==> flow/design.v <==
module GENCLK1K( 
		CLK1K, EN1K,
		CLK50M, RSTN
		);
   input CLK50M, RSTN;
   output reg CLK1K;
   output     EN1K;
   reg [7:0] CNT, next_cnt;
   reg next_clk1k;
   assign EN1K = (CNT == 8'd249) & ~CLK1K;
   always @(posedge CLK50M or negedge RSTN) begin
      if (!RSTN) begin
	 CLK1K <= 1'h0;
	 CNT <= 8'h0;
      end
      else begin
	 CNT <= next_cnt;
	 CLK1K <= next_clk1k;
      end
   end
   always @(*) begin
	next_cnt = (CNT == 8'd249) ? 8'd0 : CNT + 8'd1;
	next_clk1k = (CNT == 8'd249) ? ~CLK1K : CLK1K;
   end
endmodule
module GENCLK10K( 
		 CLK10K, EN10K,
		 CLK50M, RSTN
		 );
   input CLK50M;
   input RSTN;
   output reg CLK10K;
   output     EN10K;
   reg [4:0] CNT, next_cnt;
   reg        next_clk10k;
   assign EN10K = (CNT == 5'd24) & ~CLK10K;
   always @(posedge CLK50M, negedge RSTN) begin
      if (!RSTN) begin
         CNT <= 5'd1;
         CLK10K <= 1'b0;
      end
      else begin
         CNT <= next_cnt;
         CLK10K <= next_clk10k;
      end
   end
   always @(*) begin
      next_cnt = (CNT == 5'd24) ? 5'd1 : CNT + 5'd1;
      next_clk10k = (CNT == 5'd24) ? ~CLK10K : CLK10K;
   end
endmodule
module DEBOUNCE #(parameter SET = 1'b1)( 
		KEY_OUT,
		CLK, EN1K, RSTN, KEY_IN
		);
   input CLK, EN1K, RSTN;  
   input KEY_IN;
   output reg KEY_OUT;
   localparam STABLE_CNT = 50;
   reg [5:0]  CNT, next_cnt;
   reg 	      PREV_KEY_IN, next_key_out, next_prev_key_in;
   always @(posedge CLK or negedge RSTN) begin
      if (!RSTN) begin
	 CNT <= 5'h0;
	 KEY_OUT <= SET;
	 PREV_KEY_IN <= SET;
      end
      else if (EN1K) begin
	 CNT <= next_cnt;
	 KEY_OUT <= next_key_out;
	 PREV_KEY_IN <= next_prev_key_in;
      end
   end
   always @(*) begin
      next_cnt = CNT;
      next_key_out = KEY_OUT;
      next_prev_key_in = PREV_KEY_IN;
      if (KEY_IN == PREV_KEY_IN) begin
	 if (CNT < STABLE_CNT) begin
	    next_cnt = CNT + 5'd1;
	 end
	 else begin
	    next_key_out = KEY_IN;
	 end
      end
      else begin
	 next_prev_key_in = KEY_IN;
      end
   end
endmodule
module BCDCNTR #(parameter MAXL = 4'h5, parameter MAXR = 4'h9, parameter SETL = 4'h0, parameter SETR = 4'h0)( 
													     BCD, CARRY,
													     CLK, EN1K, RSTN, EN, SW1, BCD_SET
													     );
   input CLK, EN1K, RSTN, EN, SW1;  
   input [7:0] BCD_SET;
   output reg [7:0] BCD;
   output reg 	    CARRY;
   reg [3:0] 	    next_left_bcd, next_right_bcd;
   reg 		    next_carry;
   always @(posedge CLK or negedge RSTN) begin
      if (!RSTN) begin
	 BCD <= {SETL, SETR};
	 CARRY <= 1'h0;
      end
      else if (EN1K) begin
	 if (SW1) begin
	    BCD <= BCD_SET;
	    CARRY <= next_carry;
	 end
	 else begin
	    BCD <= {next_left_bcd, next_right_bcd};
	    CARRY <= next_carry;
	 end
      end
   end
   always @(*) begin
      if (EN) begin
	 if (BCD[7:4] == MAXL) begin
	    if (BCD[3:0] == MAXR) begin
	       next_left_bcd = SETL;
	       next_right_bcd = SETR;
	       next_carry = 1'b1;
	    end
	    else begin
	       next_left_bcd = BCD[7:4];
	       next_right_bcd = BCD[3:0] + 4'h1;
		   next_carry = 1'b0;
	    end
	 end
	 else begin
	    if (BCD[3:0] == 4'h9) begin
	       next_right_bcd = 4'h0;
	       next_left_bcd = BCD[7:4] + 4'h1;
		   next_carry = 1'b0;
	    end
	    else begin
	       next_right_bcd = BCD[3:0] + 4'h1;
	       next_left_bcd = BCD[7:4];
		   next_carry = 1'b0;
	    end
	 end
      end
      else begin
	 next_right_bcd = BCD[3:0];
	 next_left_bcd = BCD[7:4];
	 next_carry = 1'b0;
      end
   end
endmodule
module SW_BCDCNTR #(parameter MAXL = 4'h5, parameter MAXR = 4'h9, parameter SETL = 4'h0, parameter SETR = 4'h0)( 
														BCD, CARRY,
														CLK, EN1K, RSTN, EN
														);
   input CLK, EN1K, RSTN, EN;  
   output reg [7:0] BCD;
   output reg 	    CARRY;
   reg [3:0] 	    next_left_bcd, next_right_bcd;
   reg 		    next_carry;
   always @(posedge CLK or negedge RSTN) begin
      if (!RSTN) begin
	 BCD <= {SETL, SETR};
	 CARRY <= 1'h0;
      end
      else if (EN1K) begin
	 BCD <= {next_left_bcd, next_right_bcd};
	 CARRY <= next_carry;
      end
   end
   always @(*) begin
      if (EN) begin
	 if (BCD[7:4] == MAXL) begin
	    if (BCD[3:0] == MAXR) begin
	       next_left_bcd = SETL;
	       next_right_bcd = SETR;
	       next_carry = 1'b1;
	    end
	    else begin
	       next_left_bcd = BCD[7:4];
	       next_right_bcd = BCD[3:0] + 4'h1;
		   next_carry = 1'b0;
	    end
	 end
	 else begin
	    if (BCD[3:0] == 4'h9) begin
	       next_right_bcd = 4'h0;
	       next_left_bcd = BCD[7:4] + 4'h1;
		   next_carry = 1'b0;
	    end
	    else begin
	       next_right_bcd = BCD[3:0] + 4'h1;
	       next_left_bcd = BCD[7:4];
		   next_carry = 1'b0;
	    end
	 end
      end
      else begin
	 next_right_bcd = BCD[3:0];
	 next_left_bcd = BCD[7:4];
	 next_carry = 1'b0;
      end
   end
endmodule
module DIGITCLOCK( 
		  SEC, MIN, HOUR, DAY,
		  CLK, EN1K, RSTN, SW1, SW2, SW3, SEC_SET, MIN_SET, HOUR_SET, DAY_SET,
		  SW_SEC, SW_MIN, SW_HOUR, SW_DAY
		  );
   input CLK, EN1K, RSTN, SW1, SW2, SW3;  
   input [7:0] SEC_SET, MIN_SET, HOUR_SET, DAY_SET;
   input [7:0] SW_SEC, SW_MIN, SW_HOUR, SW_DAY;
   output [7:0] SEC, MIN, HOUR, DAY;
   reg [9:0] 	CNT, next_cnt;
   reg 		EN, next_en;
   wire [7:0] 	NORMAL_SEC, NORMAL_MIN, NORMAL_HOUR, NORMAL_DAY;
   wire 	CARRY_SEC, CARRY_MIN, CARRY_HOUR, CARRY_DAY;
   assign DAY = (SW2 == 1'b1) ? SW_DAY : NORMAL_DAY;
   assign HOUR = (SW2 == 1'b1) ? SW_HOUR : NORMAL_HOUR;
   assign MIN = (SW2 == 1'b1) ? SW_MIN : NORMAL_MIN;
   assign SEC = (SW2 == 1'b1) ? SW_SEC : NORMAL_SEC;
   BCDCNTR #(.MAXL(4'h3), .MAXR(4'h1), .SETL(4'h0), .SETR(4'h1))
   UDAY ( 
	 .BCD				(NORMAL_DAY),
	 .CARRY				(CARRY_DAY),
	 .CLK				(CLK),
	 .EN1K				(EN1K),
	 .RSTN				(RSTN),
	 .EN				(CARRY_HOUR),
	 .SW1				(SW1),
	 .BCD_SET			(DAY_SET));
   BCDCNTR #(.MAXL(4'h2), .MAXR(4'h3), .SETL(4'h0), .SETR(4'h0))
   UHOUR ( 
	  .BCD				(NORMAL_HOUR),
	  .CARRY			(CARRY_HOUR),
	  .CLK			(CLK),
	 .EN1K			(EN1K),
	  .RSTN				(RSTN),
	  .EN				(CARRY_MIN),
	  .SW1				(SW1),
	  .BCD_SET			(HOUR_SET));
   BCDCNTR #(.MAXL(4'h5), .MAXR(4'h9), .SETL(4'h0), .SETR(4'h0))
   UMIN ( 
	 .BCD				(NORMAL_MIN),
	 .CARRY				(CARRY_MIN),
	 .CLK				(CLK),
	 .EN1K				(EN1K),
	 .RSTN				(RSTN),
	 .EN				(CARRY_SEC),
	 .SW1				(SW1),
	 .BCD_SET			(MIN_SET));
   BCDCNTR #(.MAXL(4'h5), .MAXR(4'h9), .SETL(4'h0), .SETR(4'h0))
   USEC ( 
	 .BCD				(NORMAL_SEC),
	 .CARRY				(CARRY_SEC),
	 .CLK				(CLK),
	 .EN1K				(EN1K),
	 .RSTN				(RSTN),
	 .EN				(EN),
	 .SW1				(SW1),
	 .BCD_SET			(SEC_SET));
   always @(posedge CLK or negedge RSTN) begin
      if (!RSTN) begin
	 CNT <= 10'h0;
	 EN <= 1'h0;
      end
      else if (EN1K) begin
	 CNT <= next_cnt;
	 EN <= next_en;
      end
   end
   always @(*) begin
      if (SW1) begin
         next_cnt = CNT;
         next_en  = 1'b0;
      end
      else begin
	 if (SW3) begin
            next_cnt = (CNT >= 10'd9) ? 10'd0 : CNT + 10'd1;
            next_en  = (CNT >= 10'd9) ? 1'd1 : 1'd0;
	 end
	 else begin
            next_cnt = (CNT >= 10'd998) ? 10'd0 : CNT + 10'd1;
            next_en  = (CNT >= 10'd998) ? 1'd1 : 1'd0;
	 end
      end
   end
endmodule
module STOPWATCH( 
		 SW_SEC, SW_MIN, SW_HOUR, SW_DAY,
		 CLK, EN1K, RSTN, SW3, KEY3
		 );
   input CLK, EN1K, RSTN, SW3, KEY3;  
   output [7:0] SW_SEC, SW_MIN, SW_HOUR, SW_DAY;
   reg [9:0] 	CNT, next_cnt;
   reg 		EN, next_en;
   reg 		STATE, next_state;
   reg [1:0] 	KEY3_SYNC, next_key3_sync;
   wire 	CARRY_SEC, CARRY_MIN, CARRY_HOUR, CARRY_DAY;
   localparam STOP = 1'b0;
   localparam START = 1'b1;
   SW_BCDCNTR #(.MAXL(4'h3), .MAXR(4'h1), .SETL(4'h0), .SETR(4'h0))
   SWDAY ( 
	  .BCD				(SW_DAY),
	  .CARRY			(CARRY_DAY),
	  .CLK			(CLK),
	 .EN1K			(EN1K),
	  .RSTN				(RSTN),
	  .EN				(CARRY_HOUR));
   SW_BCDCNTR #(.MAXL(4'h2), .MAXR(4'h3), .SETL(4'h0), .SETR(4'h0))
   SWHOUR ( 
	   .BCD				(SW_HOUR),
	   .CARRY			(CARRY_HOUR),
	   .CLK			(CLK),
	 .EN1K			(EN1K),
	   .RSTN			(RSTN),
	   .EN				(CARRY_MIN));
   SW_BCDCNTR #(.MAXL(4'h5), .MAXR(4'h9), .SETL(4'h0), .SETR(4'h0))
   SWMIN ( 
	  .BCD				(SW_MIN),
	  .CARRY			(CARRY_MIN),
	  .CLK			(CLK),
	 .EN1K			(EN1K),
	  .RSTN				(RSTN),
	  .EN				(CARRY_SEC));
   SW_BCDCNTR #(.MAXL(4'h5), .MAXR(4'h9), .SETL(4'h0), .SETR(4'h0))
   SWSEC ( 
	  .BCD				(SW_SEC),
	  .CARRY			(CARRY_SEC),
	  .CLK			(CLK),
	 .EN1K			(EN1K),
	  .RSTN				(RSTN),
	  .EN				(EN));
   always @(posedge CLK or negedge RSTN) begin
      if (!RSTN) begin
	 CNT <= 10'h0;
	 EN <= 1'h0;
	 STATE <= STOP;
	 KEY3_SYNC <= 2'b11;
      end
      else if (EN1K) begin
	 CNT <= next_cnt;
	 EN <= next_en;
	 STATE <= next_state;
	 KEY3_SYNC <= next_key3_sync;
      end
   end
   always @(*) begin
      next_cnt = CNT;
      next_en = EN;
      next_state = STATE;
      next_key3_sync = {KEY3_SYNC[0], KEY3};
      if (KEY3_SYNC == 2'b10) begin
	 next_state = (STATE == START) ? STOP : START;
      end
      else begin
	 case (STATE)
	   STOP : begin
	      next_cnt = CNT;
	      next_en = EN;
	      next_state = STATE;
	   end
	   START : begin
	      if (SW3) begin
		 next_cnt = (CNT >= 10'd9) ? 10'd0 : CNT + 10'd1;
		 next_en = (CNT >= 10'd9) ? 1'd1 : 1'd0;
		 next_state = STATE;
	      end
	      else begin
		 next_cnt = (CNT >= 10'd998) ? 10'd0 : CNT + 10'd1;
		 next_en = (CNT >= 10'd998) ? 1'd1 : 1'd0;
		 next_state = STATE;
	      end
	   end
	 endcase
      end
   end
endmodule
module MANSET( 
	      SEC_SET, MIN_SET, HOUR_SET, DAY_SET,
	      CLK, EN1K, RSTN, SW1, KEY1, KEY2, KEY3, PREV_SEC, PREV_MIN, PREV_HOUR,
	      PREV_DAY
	      );
   input CLK, EN1K, RSTN;  
   input SW1, KEY1, KEY2, KEY3;
   input [7:0] PREV_SEC, PREV_MIN, PREV_HOUR, PREV_DAY;
   output reg [7:0] SEC_SET, MIN_SET, HOUR_SET, DAY_SET;
   reg [1:0] 	    SEL, next_sel;
   reg [7:0] 	    next_sec_set, next_min_set, next_hour_set, next_day_set;
   reg [1:0] 	    KEY1_SYNC, KEY2_SYNC, KEY3_SYNC;
   reg [1:0]  next_key1_sync, next_key2_sync, next_key3_sync;
   localparam SEC_SEL = 2'b00;
   localparam MIN_SEL = 2'b01;
   localparam HOUR_SEL = 2'b10;
   localparam DAY_SEL = 2'b11;
   always @(posedge CLK or negedge RSTN) begin
      if (!RSTN) begin
	 DAY_SET <= 8'h1;
	 HOUR_SET <= 8'h0;
	 MIN_SET <= 8'h0;
	 SEC_SET <= 8'h0;
	 SEL <= 2'b00;
	 KEY1_SYNC <= 2'b11;
	 KEY2_SYNC <= 2'b11;
	 KEY3_SYNC <= 2'b11;
      end
      else if (EN1K) begin
	 DAY_SET <= next_day_set;
	 HOUR_SET <= next_hour_set;
	 MIN_SET <= next_min_set;
	 SEC_SET <= next_sec_set;
	 SEL <= next_sel;
	 KEY1_SYNC <= next_key1_sync;
	 KEY2_SYNC <= next_key2_sync;
	 KEY3_SYNC <= next_key3_sync;
      end
   end
   always @(*) begin
   next_key1_sync = {KEY1_SYNC[0], KEY1};
   next_key2_sync = {KEY2_SYNC[0], KEY2};
   next_key3_sync = {KEY3_SYNC[0], KEY3};
      if (SW1) begin
	  next_sel = SEL;
		next_sec_set = SEC_SET;
		next_min_set = MIN_SET;
		next_hour_set = HOUR_SET;
		next_day_set = DAY_SET;
	 if (KEY3_SYNC == 2'b10) begin
	    next_sel = (SEL == DAY_SEL) ? SEC_SEL : SEL + 2'b01;
	 end
	 else if (KEY2_SYNC == 2'b10) begin
	    case (SEL) 
	      SEC_SEL : begin
			if (SEC_SET[7:4] == 4'h5) begin
				if (SEC_SET[3:0] == 4'h9) begin
					next_sec_set[7:4] = 4'h0;
					next_sec_set[3:0] = 4'h0;
				end
				else begin
					next_sec_set[7:4] = SEC_SET[7:4];
					next_sec_set[3:0] = SEC_SET[3:0] + 4'h1;
				end
			end
			else begin
				if (SEC_SET[3:0] == 4'h9) begin
					next_sec_set[3:0] = 4'h0;
					next_sec_set[7:4] = SEC_SET[7:4] + 4'h1;
				end
				else begin
					next_sec_set[3:0] = SEC_SET[3:0] + 4'h1;
					next_sec_set[7:4] = SEC_SET[7:4];
				end
			end
		  end
	      MIN_SEL : begin
			if (MIN_SET[7:4] == 4'h5) begin
				if (MIN_SET[3:0] == 4'h9) begin
					next_min_set[7:4] = 4'h0;
					next_min_set[3:0] = 4'h0;
				end
				else begin
					next_min_set[7:4] = MIN_SET[7:4];
					next_min_set[3:0] = MIN_SET[3:0] + 4'h1;
				end
			end
			else begin
				if (MIN_SET[3:0] == 4'h9) begin
					next_min_set[3:0] = 4'h0;
					next_min_set[7:4] = MIN_SET[7:4] + 4'h1;
				end
				else begin
					next_min_set[3:0] = MIN_SET[3:0] + 4'h1;
					next_min_set[7:4] = MIN_SET[7:4];
				end
			end
		  end
	      HOUR_SEL : begin
			if (HOUR_SET[7:4] == 4'h2) begin
				if (HOUR_SET[3:0] == 4'h3) begin
					next_hour_set[7:4] = 4'h0;
					next_hour_set[3:0] = 4'h0;
				end
				else begin
					next_hour_set[7:4] = HOUR_SET[7:4];
					next_hour_set[3:0] = HOUR_SET[3:0] + 4'h1;
				end
			end
			else begin
				if (HOUR_SET[3:0] == 4'h9) begin
					next_hour_set[3:0] = 4'h0;
					next_hour_set[7:4] = HOUR_SET[7:4] + 4'h1;
				end
				else begin
					next_hour_set[3:0] = HOUR_SET[3:0] + 4'h1;
					next_hour_set[7:4] = HOUR_SET[7:4];
				end
			end
		  end
	      DAY_SEL : begin
			if (DAY_SET[7:4] == 4'h3) begin
				if (DAY_SET[3:0] == 4'h1) begin
					next_day_set[7:4] = 4'h0;
					next_day_set[3:0] = 4'h1;
				end
				else begin
					next_day_set[7:4] = DAY_SET[7:4];
					next_day_set[3:0] = DAY_SET[3:0] + 4'h1;
				end
			end
			else begin
				if (DAY_SET[3:0] == 4'h9) begin
					next_day_set[3:0] = 4'h0;
					next_day_set[7:4] = DAY_SET[7:4] + 4'h1;
				end
				else begin
					next_day_set[3:0] = DAY_SET[3:0] + 4'h1;
					next_day_set[7:4] = DAY_SET[7:4];
				end
			end
		  end
	    endcase
	 end
	 else if (KEY1_SYNC == 2'b10) begin
	    case (SEL) 
	      SEC_SEL : begin
			if (SEC_SET[7:4] == 4'h0) begin
				if (SEC_SET[3:0] == 4'h0) begin
					next_sec_set[7:4] = 4'h5;
					next_sec_set[3:0] = 4'h9;
				end
				else begin
					next_sec_set[7:4] = SEC_SET[7:4];
					next_sec_set[3:0] = SEC_SET[3:0] - 4'h1;
				end
			end
			else begin
				if (SEC_SET[3:0] == 4'h0) begin
					next_sec_set[3:0] = 4'h9;
					next_sec_set[7:4] = SEC_SET[7:4] - 4'h1;
				end
				else begin
					next_sec_set[3:0] = SEC_SET[3:0] - 4'h1;
					next_sec_set[7:4] = SEC_SET[7:4];
				end
			end
		  end
	      MIN_SEL : begin
			if (MIN_SET[7:4] == 4'h0) begin
				if (MIN_SET[3:0] == 4'h0) begin
					next_min_set[7:4] = 4'h5;
					next_min_set[3:0] = 4'h9;
				end
				else begin
					next_min_set[7:4] = MIN_SET[7:4];
					next_min_set[3:0] = MIN_SET[3:0] - 4'h1;
				end
			end
			else begin
				if (MIN_SET[3:0] == 4'h0) begin
					next_min_set[3:0] = 4'h9;
					next_min_set[7:4] = MIN_SET[7:4] - 4'h1;
				end
				else begin
					next_min_set[3:0] = MIN_SET[3:0] - 4'h1;
					next_min_set[7:4] = MIN_SET[7:4];
				end
			end
		  end
	      HOUR_SEL : begin
			if (HOUR_SET[7:4] == 4'h0) begin
				if (HOUR_SET[3:0] == 4'h0) begin
					next_hour_set[7:4] = 4'h2;
					next_hour_set[3:0] = 4'h3;
				end
				else begin
					next_hour_set[7:4] = HOUR_SET[7:4];
					next_hour_set[3:0] = HOUR_SET[3:0] - 4'h1;
				end
			end
			else begin
				if (HOUR_SET[3:0] == 4'h0) begin
					next_hour_set[3:0] = 4'h9;
					next_hour_set[7:4] = HOUR_SET[7:4] - 4'h1;
				end
				else begin
					next_hour_set[3:0] = HOUR_SET[3:0] - 4'h1;
					next_hour_set[7:4] = HOUR_SET[7:4];
				end
			end
		  end
	      DAY_SEL : begin
			if (DAY_SET[7:4] == 4'h0) begin
				if (DAY_SET[3:0] == 4'h1) begin
					next_day_set[7:4] = 4'h3;
					next_day_set[3:0] = 4'h1;
				end
				else begin
					next_day_set[7:4] = DAY_SET[7:4];
					next_day_set[3:0] = DAY_SET[3:0] - 4'h1;
				end
			end
			else begin
				if (DAY_SET[3:0] == 4'h0) begin
					next_day_set[3:0] = 4'h9;
					next_day_set[7:4] = DAY_SET[7:4] - 4'h1;
				end
				else begin
					next_day_set[3:0] = DAY_SET[3:0] - 4'h1;
					next_day_set[7:4] = DAY_SET[7:4];
				end
			end
		  end
	    endcase
	 end
      end
	  else begin
		next_sel = SEC_SEL;
		next_sec_set = PREV_SEC;
		next_min_set = PREV_MIN;
		next_hour_set = PREV_HOUR;
		next_day_set = PREV_DAY;
	  end
   end
endmodule
module DISPLAY7SEG( 
		   SEG,
		   OUT, PWM_ACT
		   );
   input [3:0] OUT;
   input       PWM_ACT;
   output reg [6:0] SEG;
   always @(*) begin
      case (OUT)
	4'h0 : SEG = (PWM_ACT) ? 7'b1000000 : 7'b1111111;
	4'h1 : SEG = (PWM_ACT) ? 7'b1111001 : 7'b1111111;
	4'h2 : SEG = (PWM_ACT) ? 7'b0100100 : 7'b1111111;
	4'h3 : SEG = (PWM_ACT) ? 7'b0110000 : 7'b1111111;
	4'h4 : SEG = (PWM_ACT) ? 7'b0011001 : 7'b1111111;
	4'h5 : SEG = (PWM_ACT) ? 7'b0010010 : 7'b1111111;
	4'h6 : SEG = (PWM_ACT) ? 7'b0000010 : 7'b1111111;
	4'h7 : SEG = (PWM_ACT) ? 7'b1111000 : 7'b1111111;
	4'h8 : SEG = (PWM_ACT) ? 7'b0000000 : 7'b1111111;
	4'h9 : SEG = (PWM_ACT) ? 7'b0010000 : 7'b1111111;
	default : SEG = 7'b1111111;
      endcase
   end
endmodule
module KNOCK_LED ( 
		  ALARM, LED,
		  CLK, EN1K, RSTN, SW3, KNOCK
		  );
   input CLK, EN1K, RSTN;  
   input SW3, KNOCK;
   output reg ALARM;
   output reg [17:0] LED;
   reg [9:0] 	     ONE_SEC_CNT, next_one_sec_cnt;
   reg [5:0] 	     SEC_CNT, next_sec_cnt;
   reg [4:0] 	     MIN_REMAIN, next_min_remain;
   reg 		     TIMER_EN, next_timer_en;
   reg 		     KNOCK_D, next_knock_d;
   reg 		     KNOCK_FALL, next_knock_fall;
   reg 		     ALARM_PULSE, next_alarm_pulse;
   reg 		     next_alarm;
   reg [17:0] 	     next_led;
   always @(posedge CLK or negedge RSTN) begin
      if (!RSTN) begin
	 ALARM <= 1'h0;
	 KNOCK_D <= 1'h1;
	 KNOCK_FALL <= 1'h0;
	 LED <= 18'h0;
	 MIN_REMAIN <= 5'h0;
	 ONE_SEC_CNT <= 10'h0;
	 SEC_CNT <= 6'h0;
	 TIMER_EN <= 1'h0;
	 ALARM_PULSE <= 1'b0;
      end
      else if (EN1K) begin
	 ALARM <= next_alarm;
	 LED <= next_led;
	 ONE_SEC_CNT <= next_one_sec_cnt;
	 SEC_CNT <= next_sec_cnt;
	 MIN_REMAIN <= next_min_remain;
	 TIMER_EN <= next_timer_en;
	 KNOCK_D <= next_knock_d;
	 KNOCK_FALL <= next_knock_fall;
	 ALARM_PULSE <= next_alarm_pulse;
      end
   end
   always @(*) begin
      next_knock_d = KNOCK;
      next_knock_fall = KNOCK_D & ~KNOCK;
      next_alarm = 1'b0;
	  next_led = (MIN_REMAIN == 5'd0) ? 18'd0 : (18'b1 << MIN_REMAIN) - 18'b1;
      next_one_sec_cnt = ONE_SEC_CNT;
      next_sec_cnt = SEC_CNT;
      next_min_remain = MIN_REMAIN;
      next_timer_en = TIMER_EN;
      next_alarm_pulse = 1'b0;
	  if (KNOCK_FALL) begin
		next_timer_en = 1'b1;
		next_min_remain = (MIN_REMAIN < 5'd19) ? MIN_REMAIN + 5'd1 : MIN_REMAIN;
	  end
	  else begin
		if (TIMER_EN) begin
			if (SW3) begin
				if (ONE_SEC_CNT >= 10'd9) begin
					if (MIN_REMAIN != 5'd0) begin
						if (SEC_CNT == 6'd00) begin
							next_sec_cnt = 6'd59;
							next_min_remain = MIN_REMAIN - 5'd1;
							next_one_sec_cnt = 10'd0;
						end
						else begin
							next_sec_cnt = SEC_CNT - 6'd1;
							next_one_sec_cnt = 10'd0;
						end
					end
					else begin
						if (SEC_CNT == 6'd00) begin
							next_timer_en = 1'b0;
							next_alarm_pulse = 1'b1;
							next_sec_cnt = 6'd0;
							next_one_sec_cnt = 10'd0;
						end
						else begin
							next_sec_cnt = SEC_CNT - 6'd1;
							next_one_sec_cnt = 10'd0;
						end
					end
				end
				else begin
					next_one_sec_cnt = ONE_SEC_CNT + 10'd1;
				end
			end
			else begin
				if (ONE_SEC_CNT >= 10'd999) begin
					if (MIN_REMAIN != 5'd0) begin
						if (SEC_CNT == 6'd00) begin
							next_sec_cnt = 6'd59;
							next_min_remain = MIN_REMAIN - 5'd1;
							next_one_sec_cnt = 10'd0;
						end
						else begin
							next_sec_cnt = SEC_CNT - 6'd1;
							next_one_sec_cnt = 10'd0;
						end
					end
					else begin
						if (SEC_CNT == 6'd00) begin
							next_timer_en = 1'b0;
							next_alarm_pulse = 1'b1;
							next_sec_cnt = 6'd0;
							next_one_sec_cnt = 10'd0;
						end
						else begin
							next_sec_cnt = SEC_CNT - 6'd1;
							next_one_sec_cnt = 10'd0;
						end
					end
				end
				else begin
					next_one_sec_cnt = ONE_SEC_CNT + 10'd1;
				end
			end
		end
		else begin
			next_alarm = (ALARM_PULSE == 1'b1) ? 1'b1 : 1'b0;
		end
	  end
   end
endmodule
module KNOCK_LED_ALARM( 
	     BUZ_OUT,
	     CLK, EN1K, RSTN, ALARM
	     );
   input CLK, EN1K, RSTN;  
   input ALARM;
   output reg BUZ_OUT;
   parameter IDLE = 1'b0;
   parameter BUZ = 1'b1;
   reg 	      STATE, next_state;
   reg 	      next_buz_out;
   reg 	      CLK500, next_clk500;
   reg [6:0]  BEEP_CNT1, next_beep_cnt1;
   reg [8:0]  BEEP_CNT2, next_beep_cnt2;
   reg [2:0]  ALARM_DONE, next_alarm_done;
   always @(posedge CLK or negedge RSTN) begin
      if (!RSTN) begin
	 ALARM_DONE <= 3'h0;
	 BEEP_CNT1 <= 7'h0;
	 BEEP_CNT2 <= 9'h0;
	 BUZ_OUT <= 1'h0;
	 CLK500 <= 1'h0;
	 STATE <= 1'h0;
      end
      else if (EN1K) begin
	 STATE <= next_state;
	 BUZ_OUT <= next_buz_out;
	 CLK500 <= next_clk500;
	 BEEP_CNT1 <= next_beep_cnt1;
	 BEEP_CNT2 <= next_beep_cnt2;
	 ALARM_DONE <= next_alarm_done;
      end
   end
   always @(*) begin
      next_clk500 = ~CLK500;
      case (STATE) 
	IDLE : begin
	   if (ALARM) begin
	      next_state = BUZ;
	      next_buz_out = 1'b0;
	      next_beep_cnt1 = 7'b0;
	      next_beep_cnt2 = 9'd0;
	      next_alarm_done = 3'd0;
	   end
	   else begin
	      next_state = IDLE;
	      next_buz_out = 1'b0;
	      next_beep_cnt1 = 7'b0;
	      next_beep_cnt2 = 8'b0;
	      next_alarm_done = 3'd0;
	   end
	end
	BUZ : begin
	   if (ALARM_DONE == 3'd4) begin
	      next_state = IDLE;
	      next_buz_out = 1'b0;
	      next_beep_cnt1 = 7'd0;
	      next_beep_cnt2 = 9'd0;
	      next_alarm_done = 3'd0;
	   end
	   else begin
	      if (BEEP_CNT2 >= 9'd4) begin
		 next_state = BUZ;
		 next_buz_out = 1'b0;
		 next_beep_cnt1 = 7'd0;
		 next_beep_cnt2 = (BEEP_CNT2 == 9'd511) ? 9'd0 : BEEP_CNT2 + 9'd1;
		 next_alarm_done = (BEEP_CNT2 == 9'd511) ? ALARM_DONE + 3'd1 : ALARM_DONE;
	      end
	      else begin
		 if (BEEP_CNT1 >= 7'd64) begin
		    next_state = BUZ;
		    next_buz_out = CLK500;
		    next_beep_cnt1 = (BEEP_CNT1 == 7'd127) ? 7'd0 : BEEP_CNT1 + 7'd1;
		    next_beep_cnt2 = (BEEP_CNT1 == 7'd127) ? BEEP_CNT2 + 9'd1 : BEEP_CNT2;
		    next_alarm_done = ALARM_DONE;
		 end
		 else begin
		    next_state = BUZ;
		    next_buz_out = 1'b0;
		    next_beep_cnt1 = BEEP_CNT1 + 7'd1;
		    next_beep_cnt2 = BEEP_CNT2;
		    next_alarm_done = ALARM_DONE;
		 end
	      end
	   end
	end
	default : begin
	   next_state = IDLE;
	   next_buz_out = 1'b0;
	   next_beep_cnt1 = 7'd0;
	   next_beep_cnt2 = 3'd0;
	   next_alarm_done = 1'b0;
	end
      endcase
   end
endmodule
module FIRE_DETECT( 
		   FIRE_ALARM,
		   CLK, EN1K, RSTN, SENSOR
		   );
   input CLK, EN1K, RSTN;  
   input SENSOR;
   output reg FIRE_ALARM;
   reg 	  next_fire_alarm;
   always @(posedge CLK or negedge RSTN) begin
      if (!RSTN) begin
	 FIRE_ALARM <= 1'h0;
      end
      else if (EN1K) begin
	 FIRE_ALARM <= next_fire_alarm;
      end
   end
   always @(*) begin
      next_fire_alarm = (SENSOR) ? 1'b1 : 1'b0;
   end
endmodule
module FIRE_ALARM( 
		       BUZ_OUT, FIRE_VALID,
		       CLK, EN1K, RSTN, FIRE_ALARM, KNOCK
		       );
   input CLK, EN1K, RSTN;  
   input FIRE_ALARM, KNOCK;
   output reg BUZ_OUT, FIRE_VALID;
   parameter IDLE = 1'b0;
   parameter BUZ = 1'b1;
   reg 	      STATE, next_state;
   reg 	      next_buz_out;
	reg         next_fire_valid;
   reg 	      CLK500, next_clk500;
   reg 	      KNOCK_D, next_knock_d;
   reg 	      KNOCK_FALL, next_knock_fall;
   reg [8:0]  BEEP_CNT, next_beep_cnt;
   always @(posedge CLK or negedge RSTN) begin
      if (!RSTN) begin
	 BEEP_CNT <= 8'h0;
	 BUZ_OUT <= 1'h0;
	 FIRE_VALID <= 1'h0;
	 CLK500 <= 1'h0;
	 KNOCK_D <= 1'h0;
	 KNOCK_FALL <= 1'h0;
	 STATE <= 1'h0;
      end
      else if (EN1K) begin
	 STATE <= next_state;
	 BUZ_OUT <= next_buz_out;
	 FIRE_VALID <= next_fire_valid;
	 CLK500 <= next_clk500;
	 BEEP_CNT <= next_beep_cnt;
	 KNOCK_D <= next_knock_d;
	 KNOCK_FALL <= next_knock_fall;
      end
   end
   always @(*) begin
      next_clk500 = ~CLK500;
      next_knock_d = KNOCK;
      next_knock_fall = KNOCK_D & ~KNOCK;
		next_fire_valid = FIRE_VALID;
      case (STATE) 
	IDLE : begin
	   if (FIRE_ALARM) begin
	      next_state = BUZ;
	      next_buz_out = 1'b0;
	      next_beep_cnt = 8'b0;
			next_fire_valid = 1'b1;
	   end
	   else begin
	      next_state = IDLE;
	      next_buz_out = 1'b0;
	      next_beep_cnt = 8'b0;
			next_fire_valid = 1'b0;
	   end
	end
	BUZ : begin
	   if (KNOCK_FALL) begin
	      next_state = IDLE;
	      next_buz_out = 1'b0;
	      next_beep_cnt = 8'd0;
			next_fire_valid = 1'b0;
	   end
	   else begin
	      if (BEEP_CNT >= 9'd256) begin
		 next_state = BUZ;
		 next_buz_out = CLK500;
		 next_beep_cnt = (BEEP_CNT == 8'd128) ? 8'd0 : BEEP_CNT + 8'd1;
	      end
	      else begin
		 next_state = BUZ;
		 next_buz_out = 1'b0;
		 next_beep_cnt = BEEP_CNT + 8'd1;
	      end
	   end
	end
	default : begin
	   next_state = IDLE;
	   next_buz_out = 1'b0;
	   next_beep_cnt = 8'd0;
	end
      endcase
   end
endmodule
module ROT_PWMGEN ( 
		   PWM_ACT,
		   CLK, EN10K, RSTN, SW5, ROT_A, ROT_B
		   );
   input CLK, EN10K, RSTN, SW5;
   input ROT_A, ROT_B;
   output reg PWM_ACT;
   reg [7:0]  brightness;
   reg [1:0]  prev_state;
   reg [7:0]  pwm_counter;
   wire [1:0] current_state = {ROT_A, ROT_B};
   always @(posedge CLK or negedge RSTN) begin
		if (!RSTN) begin
			brightness <= 8'd255;
		end
		else if (EN10K) begin
		if (SW5) begin
      case ({prev_state, current_state})
        4'b0001, 4'b0111, 4'b1110, 4'b1000: begin
           if (brightness <= 8'd247)
             brightness <= brightness + 8'd8;
           else
             brightness <= 8'd255;
        end
        4'b0010, 4'b0100, 4'b1101, 4'b1011: begin
           if (brightness >= 8'd8)
             brightness <= brightness - 8'd8;
           else
             brightness <= 8'd0;
        end
        default: brightness <= brightness;
      endcase
		end
		else begin
			brightness <= brightness;
		end
		end
   end
   always @(posedge CLK) begin
      if (EN10K) prev_state <= current_state;
   end
   always @(posedge CLK or negedge RSTN) begin
      if (!RSTN) begin
	 pwm_counter <= 8'b0;
      end
      else if (EN10K) begin
	 pwm_counter <= (pwm_counter == 8'd255) ? 8'd0 : pwm_counter + 8'd1;
      end
   end
   always @(posedge CLK or negedge RSTN) begin
      if (!RSTN) begin
	 PWM_ACT <= 1'b1;
      end
      else if (EN10K) begin
	 if (pwm_counter < brightness) PWM_ACT <= 1'b1;
	 else PWM_ACT <= 1'b0;
      end
   end
endmodule
module CLOCK_TOP( 
	   SEG0, SEG1, SEG2, SEG3, SEG4, SEG5, SEG6, SEG7, LED, BUZ_OUT,
	   CLK50M, KEY1, KEY2, KEY3, SW0, SW1, SW2, SW3, SW4, SW5, KNOCK,
	   SENSOR, ROT_A, ROT_B
	   );
   input CLK50M, KEY1, KEY2, KEY3, SW0, SW1, SW2, SW3, SW4, SW5, KNOCK, SENSOR, ROT_A, ROT_B;
   output [6:0] SEG0, SEG1, SEG2, SEG3, SEG4, SEG5, SEG6, SEG7;
   output [17:0] LED;
   output 	 BUZ_OUT;
   wire 	 CLK1K, CLK10K, EN1K, EN10K, CLEAN_KEY1, CLEAN_KEY2, CLEAN_KEY3, CLEAN_SW1, CLEAN_SW2, CLEAN_SW3, CLEAN_SW4, CLEAN_SW5, ALARM, FIRE_ALARM, FIRE_VALID, PWM_ACT, FIRE_BUZ, KNOCK_LED_BUZ;
   wire [7:0] 	 SEC, MIN, HOUR, DAY;
   wire [7:0] 	 SEC_SET, MIN_SET, HOUR_SET, DAY_SET;
   wire [7:0] 	 SW_SEC, SW_MIN, SW_HOUR, SW_DAY;
   assign BUZ_OUT = (FIRE_VALID) ? FIRE_BUZ : KNOCK_LED_BUZ;
   GENCLK1K
     UGENCLK1K
       ( 
	.RSTN				(SW0),
	.CLK1K				(CLK1K),
	.EN1K				(EN1K),
	.CLK50M				(CLK50M));
   GENCLK10K
     UGENCLK10K
       ( 
	.RSTN					(SW0),
	.CLK10K				(CLK10K),
	.EN10K				(EN10K),
	.CLK50M				(CLK50M));
   DEBOUNCE #(.SET(1'b1))
   UDEBOUNCE_KEY1
     ( 
      .KEY_OUT				(CLEAN_KEY1),
      .KEY_IN				(KEY1),
      .RSTN				(SW0),
      .CLK				(CLK50M),
      .EN1K				(EN1K));
   DEBOUNCE #(.SET(1'b1))
   UDEBOUNCE_KEY2
     ( 
      .KEY_OUT				(CLEAN_KEY2),
      .KEY_IN				(KEY2),
      .RSTN				(SW0),
      .CLK				(CLK50M),
      .EN1K				(EN1K));
   DEBOUNCE #(.SET(1'b1))
   UDEBOUNCE_KEY3
     ( 
      .KEY_OUT				(CLEAN_KEY3),
      .KEY_IN				(KEY3),
      .RSTN				(SW0),
      .CLK				(CLK50M),
      .EN1K				(EN1K));
   DEBOUNCE #(.SET(1'b0))
   UDEBOUNCE_SW1
     ( 
      .KEY_OUT				(CLEAN_SW1),
      .KEY_IN				(SW1),
      .RSTN				(SW0),
      .CLK				(CLK50M),
      .EN1K				(EN1K));
   DEBOUNCE #(.SET(1'b0))
   UDEBOUNCE_SW2
     ( 
      .KEY_OUT				(CLEAN_SW2),
      .KEY_IN				(SW2),
      .RSTN				(SW0),
      .CLK				(CLK50M),
      .EN1K				(EN1K));
   DEBOUNCE #(.SET(1'b0))
   UDEBOUNCE_SW3
     ( 
      .KEY_OUT				(CLEAN_SW3),
      .KEY_IN				(SW3),
      .RSTN				(SW0),
      .CLK				(CLK50M),
      .EN1K				(EN1K));
   DEBOUNCE #(.SET(1'b0))
   UDEBOUNCE_SW4
     ( 
      .KEY_OUT				(CLEAN_SW4),
      .KEY_IN				(SW4),
      .RSTN				(SW0),
      .CLK				(CLK50M),
      .EN1K				(EN1K));
   DEBOUNCE #(.SET(1'b0))
   UDEBOUNCE_SW5
     ( 
      .KEY_OUT				(CLEAN_SW5),
      .KEY_IN				(SW5),
      .RSTN				(SW0),
      .CLK				(CLK50M),
      .EN1K				(EN1K));
   DIGITCLOCK
     UDIGITCLOCK
       ( 
	.SEC					(SEC[7:0]),
	.MIN					(MIN[7:0]),
	.HOUR					(HOUR[7:0]),
	.DAY					(DAY[7:0]),
	.SEC_SET				(SEC_SET[7:0]),
	.MIN_SET				(MIN_SET[7:0]),
	.HOUR_SET				(HOUR_SET[7:0]),
	.DAY_SET				(DAY_SET[7:0]),
	.SW_SEC				(SW_SEC[7:0]),
	.SW_MIN				(SW_MIN[7:0]),
	.SW_HOUR				(SW_HOUR[7:0]),
	.SW_DAY				(SW_DAY[7:0]),
	.RSTN				(SW0),
	.CLK				(CLK50M),
	.EN1K				(EN1K),
	.SW1				(CLEAN_SW1),
	.SW2				(CLEAN_SW2),
	.SW3				(CLEAN_SW3));
   DISPLAY7SEG
     URSEC7SEG
       ( 
	.SEG				(SEG0[6:0]),
	.OUT				(SEC[3:0]),
	.PWM_ACT			(PWM_ACT));
   DISPLAY7SEG
     ULSEC7SEG
       ( 
	.SEG				(SEG1[6:0]),
	.OUT				(SEC[7:4]),
	.PWM_ACT			(PWM_ACT));
   DISPLAY7SEG
     URMIN7SEG
       ( 
	.SEG				(SEG2[6:0]),
	.OUT				(MIN[3:0]),
	.PWM_ACT			(PWM_ACT));
   DISPLAY7SEG
     ULMIN7SEG
       ( 
	.SEG				(SEG3[6:0]),
	.OUT				(MIN[7:4]),
	.PWM_ACT			(PWM_ACT));
   DISPLAY7SEG
     URHOUR7SEG
       ( 
	.SEG				(SEG4[6:0]),
	.OUT				(HOUR[3:0]),
	.PWM_ACT			(PWM_ACT));
   DISPLAY7SEG
     ULHOUR7SEG
       ( 
	.SEG				(SEG5[6:0]),
	.OUT				(HOUR[7:4]),
	.PWM_ACT			(PWM_ACT));
   DISPLAY7SEG
     URDAY7SEG
       ( 
	.SEG				(SEG6[6:0]),
	.OUT				(DAY[3:0]),
	.PWM_ACT			(PWM_ACT));
   DISPLAY7SEG
     ULDAY7SEG
       ( 
	.SEG				(SEG7[6:0]),
	.OUT				(DAY[7:4]),
	.PWM_ACT			(PWM_ACT));
   MANSET
     UMANSET
       ( 
	.SEC_SET				(SEC_SET[7:0]),
	.MIN_SET				(MIN_SET[7:0]),
	.HOUR_SET				(HOUR_SET[7:0]),
	.DAY_SET				(DAY_SET[7:0]),
	.KEY1					(CLEAN_KEY1),
	.KEY2					(CLEAN_KEY2),
	.KEY3					(CLEAN_KEY3),
	.PREV_SEC				(SEC[7:0]),
	.PREV_MIN				(MIN[7:0]),
	.PREV_HOUR				(HOUR[7:0]),
	.PREV_DAY				(DAY[7:0]),
	.RSTN				(SW0),
	.CLK				(CLK50M),
	.EN1K				(EN1K),
	.SW1				(CLEAN_SW1));
   STOPWATCH
     USTOPWATCH
       ( 
	.SW_SEC				(SW_SEC[7:0]),
	.SW_MIN				(SW_MIN[7:0]),
	.SW_HOUR				(SW_HOUR[7:0]),
	.SW_DAY				(SW_DAY[7:0]),
	.KEY3					(CLEAN_KEY3),
	.RSTN (CLEAN_SW2),
	.CLK				(CLK50M),
	.EN1K				(EN1K),
	.SW3				(CLEAN_SW3));
   KNOCK_LED_ALARM
     UALARM
       ( 
	.BUZ_OUT			(KNOCK_LED_BUZ),
	.CLK				(CLK50M),
	.EN1K				(EN1K),
	.RSTN					(SW0),
	.ALARM				(ALARM));
   KNOCK_LED
     UKNOCK
       ( 
	.LED					(LED[17:0]),
	.ALARM				(ALARM),
	.CLK				(CLK50M),
	.EN1K				(EN1K),
	.RSTN					(CLEAN_SW4),
	.SW3				(CLEAN_SW3),
	.KNOCK				(KNOCK));
   FIRE_DETECT
     UFIRE_DETECT
       ( 
	.FIRE_ALARM				(FIRE_ALARM),
	.CLK					(CLK50M),
	.EN1K					(EN1K),
	.RSTN					(SW0),
	.SENSOR				(SENSOR));
   FIRE_ALARM
     UFIRE_ALARM
       ( 
	.BUZ_OUT				(FIRE_BUZ),
	.FIRE_VALID       (FIRE_VALID),
	.CLK					(CLK50M),
	.EN1K					(EN1K),
	.RSTN					(SW0),
	.FIRE_ALARM				(FIRE_ALARM),
	.KNOCK					(KNOCK));
   ROT_PWMGEN
     UROT_PWMGEN
       ( 
	.RSTN					(SW0),
	.PWM_ACT			(PWM_ACT),
	.CLK				(CLK50M),
	.EN10K				(EN10K),
	.SW5				(CLEAN_SW5),
	.ROT_A				(ROT_A),
	.ROT_B				(ROT_B));
endmodule
# Step by step through the tools: CLOCK_TOP
# Each step is given for the RTL above and for the edited RTL.
# "before" refers to lines of the RTL above, "after" to lines of the edited file.
# "diff": "after" minus "before" as printed here. "change_rel_pct": 100 x difference / "before".
# Operators carry their Yosys type and port widths (W data, S select, Z words).
# Library cell names are shortened.
inputs:
  top: "CLOCK_TOP"
  clock: "CLK50M"
  lib: "sky130hd"
  lib_corner: "tt_025C_1v80"

# Edit of the RTL
# Unified diff, file above to edited file.
# The edit is scripted: it alters the design's behaviour and was not made to optimise anything.
# begin of diff
@@ -1189,22 +1189,8 @@
 	.OUT				(DAY[7:4]),
 	.PWM_ACT			(PWM_ACT));
-   MANSET
-     UMANSET
-       ( 
-	.SEC_SET				(SEC_SET[7:0]),
-	.MIN_SET				(MIN_SET[7:0]),
-	.HOUR_SET				(HOUR_SET[7:0]),
-	.DAY_SET				(DAY_SET[7:0]),
-	.KEY1					(CLEAN_KEY1),
-	.KEY2					(CLEAN_KEY2),
-	.KEY3					(CLEAN_KEY3),
-	.PREV_SEC				(SEC[7:0]),
-	.PREV_MIN				(MIN[7:0]),
-	.PREV_HOUR				(HOUR[7:0]),
-	.PREV_DAY				(DAY[7:0]),
-	.RSTN				(SW0),
-	.CLK				(CLK50M),
-	.EN1K				(EN1K),
-	.SW1				(CLEAN_SW1));
+   assign SEC_SET[7:0] = 0;
+   assign MIN_SET[7:0] = 0;
+   assign HOUR_SET[7:0] = 0;
+   assign DAY_SET[7:0] = 0;
    STOPWATCH
      USTOPWATCH
# end of diff

# After elaboration
# Counts by Yosys on the flattened word-level netlist (proc, flatten, opt, wreduce; memories kept). Register bits leave out memories and registers merged into their read ports (data or address). Print and check cells are left out. Cells with the same type and inputs are merged into one.
word_totals:
  columns: ["item", "before", "after", "diff", "change_rel_pct"]
  rows:
  - ["elab_cells", 720, 546, -174, -24.17]
  - ["inputBits", 14, 14, 0, 0.00]
  - ["reg_bits", 315, 259, -56, -17.78]
  - ["out_inout_bits", 75, 75, 0, 0.00]
classes:
  columns: ["item", "before", "after", "diff", "change_rel_pct"]
  rows:
  - ["equal", 166, 126, -40, -24.10]
  - ["reduce_logical", 98, 70, -28, -28.57]
  - ["mux", 251, 188, -63, -25.10]
  - ["compare", 21, 19, -2, -9.52]
  - ["add_sub_neg", 57, 38, -19, -33.33]
  - ["n_shift", 1, 1, 0, 0.00]
  - ["bitwise", 31, 27, -4, -12.90]
op_table:
  columns: ["operator", "before", "after", "diff", "change_rel_pct"]
  rows:
  - ["$mux W8", 44, 12, -32, -72.73]
  - ["$mux W4", 76, 48, -28, -36.84]
  - ["$add A4 B1 Y4 const B", 24, 16, -8, -33.33]
  - ["$logic_not A4 Y1", 16, 8, -8, -50.00]
  - ["$ne A3 B3 Y1 const B", 10, 2, -8, -80.00]
  - ["$sub A4 B1 Y4 const B", 8, 0, -8, -100.00]
  - ["$ne A5 B5 Y1 const B", 6, 0, -6, -100.00]
  - ["$eq A2 B2 Y1 const B", 6, 1, -5, -83.33]
  - ["$eq A4 B4 Y1 const B", 32, 28, -4, -12.50]
  - ["$not A1 Y1", 27, 23, -4, -14.81]
  - ["$reduce_and A3 Y1", 25, 21, -4, -16.00]
  - ["$reduce_and A5 Y1", 6, 2, -4, -66.67]
  - ["$reduce_or A3 Y1", 4, 0, -4, -100.00]
  - ["$eq A4 B2 Y1 const B", 26, 23, -3, -11.54]
  - ["$reduce_and A2 Y1", 19, 16, -3, -15.79]
  - ["$mux W2", 3, 0, -3, -100.00]
  - ["$ne A4 B2 Y1 const B", 3, 0, -3, -100.00]
  - ["$eq A4 B3 Y1 const B", 40, 38, -2, -5.00]
  - ["$add A6 B1 Y6 const B", 8, 6, -2, -25.00]
  - ["$eq A1 B1 Y1", 8, 6, -2, -25.00]
  - ["$lt A6 B6 Y1 const B", 8, 6, -2, -25.00]
  - ["$ne A4 B4 Y1 const B", 4, 2, -2, -50.00]
  - ["$reduce_and A7 Y1", 2, 0, -2, -100.00]
  - ["$eq A4 B1 Y1 const B", 12, 11, -1, -8.33]
  - ["$ne A2 B1 Y1 const B", 4, 3, -1, -25.00]
  - ["$ne A2 B2 Y1 const B", 3, 2, -1, -33.33]
  - ["$ne A3 B1 Y1 const B", 2, 1, -1, -50.00]
  - ["$add A2 B1 Y2 const B", 1, 0, -1, -100.00]
# Unchanged operator kinds not shown: 50.
# The list need not be complete.

# Depth
# Longest topological path by Yosys (ltp), each cell counted once; first at word level (registers and memories cut), then after technology mapping (sequential cells cut; the memories' decode and read muxes count).
logic_depth:
  columns: ["item", "before", "after", "diff", "change_rel_pct"]
  rows:
  - ["ltp_word", 8, 7, -1, -12.50]
  - ["abc_area", "0", "0", null, null]
  - ["mapped_depth", 11, 10, -1, -9.09]
  - ["mapped_depth_nobuf", 9, 9, 0, 0.00]

# After synthesis
# Yosys stat after the flow's synthesis: flattened, memories mapped to cells. It holds for the ABC_AREA given above (unset counts as 0); a run with the other value may have another netlist.
synth_totals:
  columns: ["item", "before", "after", "diff", "change_rel_pct"]
  rows:
  - ["seq_area_um2", 7873.8, 6458.7, -1415.1, -17.97]
  - ["synth_area_um2", 19169.6, 15094.5, -4075.1, -21.26]
  - ["buf_cells", 107, 61, -46, -42.99]
  - ["ff_cells", 313, 257, -56, -17.89]
  - ["cells", 2186, 1694, -492, -22.51]
by_type:
  columns: ["cell_type", "before", "after", "diff", "change_rel_pct"]
  rows:
  - ["nand2_1", 325, 238, -87, -26.77]
  - ["a21oi_1", 123, 70, -53, -43.09]
  - ["dfrtp_1", 286, 241, -45, -15.73]
  - ["o21ai_0", 251, 213, -38, -15.14]
  - ["clkbuf_1", 70, 38, -32, -45.71]
  - ["nor2_1", 144, 118, -26, -18.06]
  - ["and3_1", 24, 47, 23, 95.83]
  - ["xor2_1", 42, 21, -21, -50.00]
  - ["inv_1", 80, 60, -20, -25.00]
  - ["ha_1", 83, 66, -17, -20.48]
  - ["nand4_1", 33, 20, -13, -39.39]
  - ["nand2b_1", 29, 16, -13, -44.83]
  - ["xnor2_1", 56, 44, -12, -21.43]
  - ["a22o_1", 15, 27, 12, 80.00]
  - ["mux2i_1", 49, 38, -11, -22.45]
  - ["dfstp_2", 25, 14, -11, -44.00]
  - ["buf_1", 18, 7, -11, -61.11]
  - ["nor3_1", 46, 37, -9, -19.57]
# Unchanged cell types not shown: 10.
# The list need not be complete.
# By module: a second synthesis without flattening, with its own total; a netlist apart from the flattened one above.
hier_totals:
  columns: ["item", "before", "after", "diff", "change_rel_pct"]
  rows:
  - ["cells_unflattened", 2241, 1751, -490, -21.87]
  - ["hier_area_um2", 21018.9, 16592.2, -4426.7, -21.06]
# Rows give one instance, submodules left out.
by_module_before:
  columns: ["mod", "area_um2", "n_cells", "n_inst", "seq_area_um2"]
  rows:
  - ["MANSET", 3587.2, 426, 1, 1009.7]
  - ["KNOCK_LED", 2462.4, 264, 1, 1102.3]
  - ["DEBOUNCE #(SET=0)", 404.1, 32, 5, 200.2]
  - ["DISPLAY7SEG", 193.9, 32, 8, 0.0]
  - ["KNOCK_LED_ALARM", 1331.3, 136, 1, 550.5]
  - ["DEBOUNCE #(SET=1)", 406.6, 32, 3, 202.7]
  - ["BCDCNTR #(MAXL=5, MAXR=9, SETL=0, SETR=0)", 601.8, 67, 2, 225.2]
  - ["ROT_PWMGEN", 1101.1, 115, 1, 444.2]
  - ["DIGITCLOCK", 1051.0, 109, 1, 275.3]
  - ["SW_BCDCNTR #(MAXL=5, MAXR=9, SETL=0, SETR=0)", 461.7, 41, 2, 225.2]
  - ["STOPWATCH", 799.5, 80, 1, 352.8]
  - ["FIRE_ALARM", 688.2, 67, 1, 375.4]
  - ["BCDCNTR #(MAXL=3, MAXR=1, SETL=0, SETR=1)", 601.8, 68, 1, 226.5]
  - ["BCDCNTR #(MAXL=2, MAXR=3, SETL=0, SETR=0)", 599.3, 69, 1, 225.2]
# before: Modules not listed: 6.
by_module_after:
  columns: ["mod", "area_um2", "n_cells", "n_inst", "seq_area_um2"]
  rows:
  - ["KNOCK_LED", 2462.4, 264, 1, 1102.3]
  - ["DEBOUNCE #(SET=0)", 404.1, 32, 5, 200.2]
  - ["DISPLAY7SEG", 193.9, 32, 8, 0.0]
  - ["KNOCK_LED_ALARM", 1336.3, 135, 1, 550.5]
  - ["BCDCNTR #(MAXL=5, MAXR=9, SETL=0, SETR=0)", 601.8, 67, 2, 225.2]
  - ["ROT_PWMGEN", 1077.3, 115, 1, 444.2]
  - ["DIGITCLOCK", 1039.7, 109, 1, 275.3]
  - ["SW_BCDCNTR #(MAXL=5, MAXR=9, SETL=0, SETR=0)", 461.7, 41, 2, 225.2]
  - ["STOPWATCH", 799.5, 80, 1, 352.8]
  - ["FIRE_ALARM", 688.2, 67, 1, 375.4]
  - ["BCDCNTR #(MAXL=3, MAXR=1, SETL=0, SETR=1)", 601.8, 68, 1, 226.5]
  - ["BCDCNTR #(MAXL=2, MAXR=3, SETL=0, SETR=0)", 599.3, 69, 1, 225.2]
  - ["SW_BCDCNTR #(MAXL=2, MAXR=3, SETL=0, SETR=0)", 523.0, 53, 1, 225.2]
  - ["SW_BCDCNTR #(MAXL=3, MAXR=1, SETL=0, SETR=0)", 513.0, 49, 1, 225.2]
# after: Modules not listed: 5.

# Timing after synthesis
# OpenSTA on the mapped netlist: ideal clock, no wires. The path of least setup slack (recovery checks aside). Input and output delay are each 20% of the period. Register names are those of the netlist, which keeps one name where synthesis merged equal registers.
synth_timing:
  columns: ["item", "before", "after", "diff", "change_rel_pct"]
  rows:
  - ["path_type", "register to output", "register to output", null, null]
  - ["from", "register UDEBOUNCE_SW2.KEY_OUT", "register UDEBOUNCE_SW2.KEY_OUT", null, null]
  - ["to", "output SEG4[2]", "output SEG1[3]", null, null]
  - ["t_first_pin_ns", 0.000, 0.000, 0.000, null]
  - ["required_ns", 16.000, 16.000, 0.000, 0.00]
  - ["n_path_buf", 3, 3, 0, 0.00]
  - ["clock_period_ns", 20.0, 20.0, 0.0, 0.00]
  - ["setup_slack_ns", 12.887, 12.792, -0.095, null]
  - ["arrival_ns", 3.113, 3.208, 0.095, 3.05]
  - ["output_delay_ns", 4.000, 4.000, 0.000, 0.00]
  - ["path_stages", 7, 9, 2, 28.57]
  - ["delay_ns", 3.113, 3.208, 0.095, 3.05]
  - ["period_less_setup_slack_ns", 7.113, 7.208, 0.095, 1.34]
# "delay_ns" is the arrival time less input delay plus setup time.
# A path that ends at an output port has no setup time.
# "path_stages" counts driving pins, that of a launching flip-flop among them; a cell with two outputs on the path counts twice.
# "period_less_setup_slack_ns" is the clock period less the worst setup slack; recovery checks do not enter. This is arithmetic on one report: input and output delays are still those of the set period (20% each).
# The rows between start and end are the longest chain of elaborated cells between them; the timing report does not say that the signal goes this way. Where chains are equally long, one stands for them.
# Each line given opens the expression or statement behind the cell; cells for indexed reads and writes are added by Yosys, which also makes memories of some case tables.
synth_between_before:
  path_cell_list: "dfrtp_1 clkbuf_1 buf_2 buf_1 mux2i_1 a21oi_1 o21ai_0"
  elab_chain_len: 3
  cone_cells: 12
  cone_lines: 2
  cone_classes: "eq/ne (9); mux (2); reduce/logical (1)"
synth_rtl_before:
  columns: ["item", "line", "rtl"]
  rows:
  - ["start, declared", 58, "output reg KEY_OUT;"]
  - ["start, assigned", 65, "KEY_OUT <= SET;"]
  - ["start, assigned", 70, "KEY_OUT <= next_key_out;"]
  - ["$mux W8", 218, "assign HOUR = (SW2 == 1'b1) ? SW_HOUR : NORMAL_HOUR;"]
  - ["$eq A4 B4 Y1", 632, "case (OUT)"]
  - ["$pmux W7 S10", 632, null]
  - ["end, declared", 1036, "output [6:0] SEG0, SEG1, SEG2, SEG3, SEG4, SEG5, SEG6, SEG7;"]
synth_between_after:
  path_cell_list: "dfrtp_1 buf_2 buf_2 buf_2 mux2i_1 inv_1 nor3_1 o21ai_0 nand2_1"
  elab_chain_len: 3
  cone_cells: 12
  cone_lines: 2
  cone_classes: "eq/ne (9); mux (2); reduce/logical (1)"
synth_rtl_after:
  columns: ["item", "line", "rtl"]
  rows:
  - ["start, declared", 58, "output reg KEY_OUT;"]
  - ["start, assigned", 65, "KEY_OUT <= SET;"]
  - ["start, assigned", 70, "KEY_OUT <= next_key_out;"]
  - ["$mux W8", 220, "assign SEC = (SW2 == 1'b1) ? SW_SEC : NORMAL_SEC;"]
  - ["$eq A4 B4 Y1", 632, "case (OUT)"]
  - ["$pmux W7 S10", 632, null]
  - ["end, declared", 1036, "output [6:0] SEG0, SEG1, SEG2, SEG3, SEG4, SEG5, SEG6, SEG7;"]

# Timing after layout
# From the final timing report of the runs of pair A: the path of least setup slack in the routed layout; clock arrival at registers is part of the times.
layout_timing:
  columns: ["item", "before", "after", "diff", "change_rel_pct"]
  rows:
  - ["path_type", "register to output", "register to output", null, null]
  - ["from", "register UDEBOUNCE_SW2.KEY_OUT", "register UDEBOUNCE_SW2.KEY_OUT", null, null]
  - ["to", "output SEG3[3]", "output SEG0[6]", null, null]
  - ["path_stages", 8, 7, -1, -12.50]
  - ["n_path_buf", 2, 2, 0, 0.00]
  - ["clock_period_ns", 20.0, 20.0, 0.0, 0.00]
  - ["required_ns", 16.00, 16.00, 0.00, 0.00]
  - ["arrival_ns", 4.25, 4.14, -0.11, -2.59]
  - ["setup_slack_ns", 11.75, 11.86, 0.11, null]
  - ["output_delay_ns", 4.00, 4.00, 0.00, 0.00]
  - ["t_first_pin_ns", 0.54, 0.56, 0.02, 3.70]
# The rows between start and end are the longest chain of elaborated cells between them; the timing report does not say that the signal goes this way. Where chains are equally long, one stands for them.
layout_between_before:
  path_cell_list: "dfrtp_4 buf_4 mux2i_1 and2_1 nand2_1 o21a_1 o221ai_1 clkdlybuf4s50_1"
  elab_chain_len: 3
  cone_cells: 12
  cone_lines: 2
  cone_classes: "eq/ne (9); mux (2); reduce/logical (1)"
layout_rtl_before:
  columns: ["item", "line", "rtl"]
  rows:
  - ["start, declared", 58, "output reg KEY_OUT;"]
  - ["start, assigned", 65, "KEY_OUT <= SET;"]
  - ["start, assigned", 70, "KEY_OUT <= next_key_out;"]
  - ["$mux W8", 219, "assign MIN = (SW2 == 1'b1) ? SW_MIN : NORMAL_MIN;"]
  - ["$eq A4 B4 Y1", 632, "case (OUT)"]
  - ["$pmux W7 S10", 632, null]
  - ["end, declared", 1036, "output [6:0] SEG0, SEG1, SEG2, SEG3, SEG4, SEG5, SEG6, SEG7;"]
layout_between_after:
  path_cell_list: "dfrtp_4 buf_4 mux2i_1 and2_0 o21ai_0 a221o_1 clkdlybuf4s50_1"
  elab_chain_len: 3
  cone_cells: 12
  cone_lines: 2
  cone_classes: "eq/ne (9); mux (2); reduce/logical (1)"
layout_rtl_after:
  columns: ["item", "line", "rtl"]
  rows:
  - ["start, declared", 58, "output reg KEY_OUT;"]
  - ["start, assigned", 65, "KEY_OUT <= SET;"]
  - ["start, assigned", 70, "KEY_OUT <= next_key_out;"]
  - ["$mux W8", 220, "assign SEC = (SW2 == 1'b1) ? SW_SEC : NORMAL_SEC;"]
  - ["$eq A4 B4 Y1", 632, "case (OUT)"]
  - ["$pmux W7 S10", 632, null]
  - ["end, declared", 1036, "output [6:0] SEG0, SEG1, SEG2, SEG3, SEG4, SEG5, SEG6, SEG7;"]

# Layout results
# Runs of the flow (Yosys, OpenROAD) on both versions; the two runs of a pair have the same settings. The constraints put input and output delay at 20% of the set period each and load the outputs with 0.01 pF.
settings_pair_A:
  period_ns: 20.0
  CAP_MARGIN: 20
  CORE_MARGIN: 2
  CORE_UTILIZATION: 40
  SLEW_MARGIN: 20
results_pair_A:
  columns: ["item", "before", "after", "diff", "change_rel_pct"]
  rows:
  - ["synth_chip_area_um2", 19169.6, 15094.5, -4075.1, -21.26]
  - ["setup_worst_slack_ns", 11.746, 11.863, 0.117, null]
  - ["die_footprint_um2", 49691.1, 39307.0, -10384.1, -20.90]
  - ["setupTns_ns", 0.000, 0.000, 0.000, null]
  - ["stdcell_area_um2", 21891.0, 17430.5, -4460.5, -20.38]
  - ["power_total_mw", 1.410, 1.085, -0.325, -23.05]
  - ["period_reached_ns", 8.254, 8.137, -0.117, -1.42]
  - ["utilization_pct", 46.0, 46.6, 0.6, null]
settings_pair_B:
  CAP_MARGIN: 35
  CELL_PAD_IN_SITES_GLOBAL_PLACEMENT: 0
  CORE_MARGIN: 8
  CORE_UTILIZATION: 54
  GPL_ROUTABILITY_DRIVEN: 0
  GPL_TIMING_DRIVEN: 1
  PLACE_DENSITY_LB_ADDON: 0.19
  SLEW_MARGIN: 20
  period_ns: 6.87
results_pair_B:
  columns: ["item", "before", "after", "diff", "change_rel_pct"]
  rows:
  - ["synth_chip_area_um2", 19169.6, 15094.5, -4075.1, -21.26]
  - ["setup_worst_slack_ns", 1.734, 1.890, 0.156, null]
  - ["die_footprint_um2", 41783.4, 33558.6, -8224.8, -19.68]
  - ["setupTns_ns", 0.000, 0.000, 0.000, null]
  - ["stdcell_area_um2", 21580.7, 17284.1, -4296.6, -19.91]
  - ["power_total_mw", 3.855, 3.084, -0.771, -20.00]
  - ["period_reached_ns", 5.136, 4.980, -0.156, -3.04]
  - ["utilization_pct", 61.3, 62.6, 1.3, null]
# "period_reached_ns" = clock period - worst setup slack. The figure is calculated, with input and output delays left at 20% of the set period.
# "power_total_mw" is the tool's figure for a default switching activity; nothing was simulated.
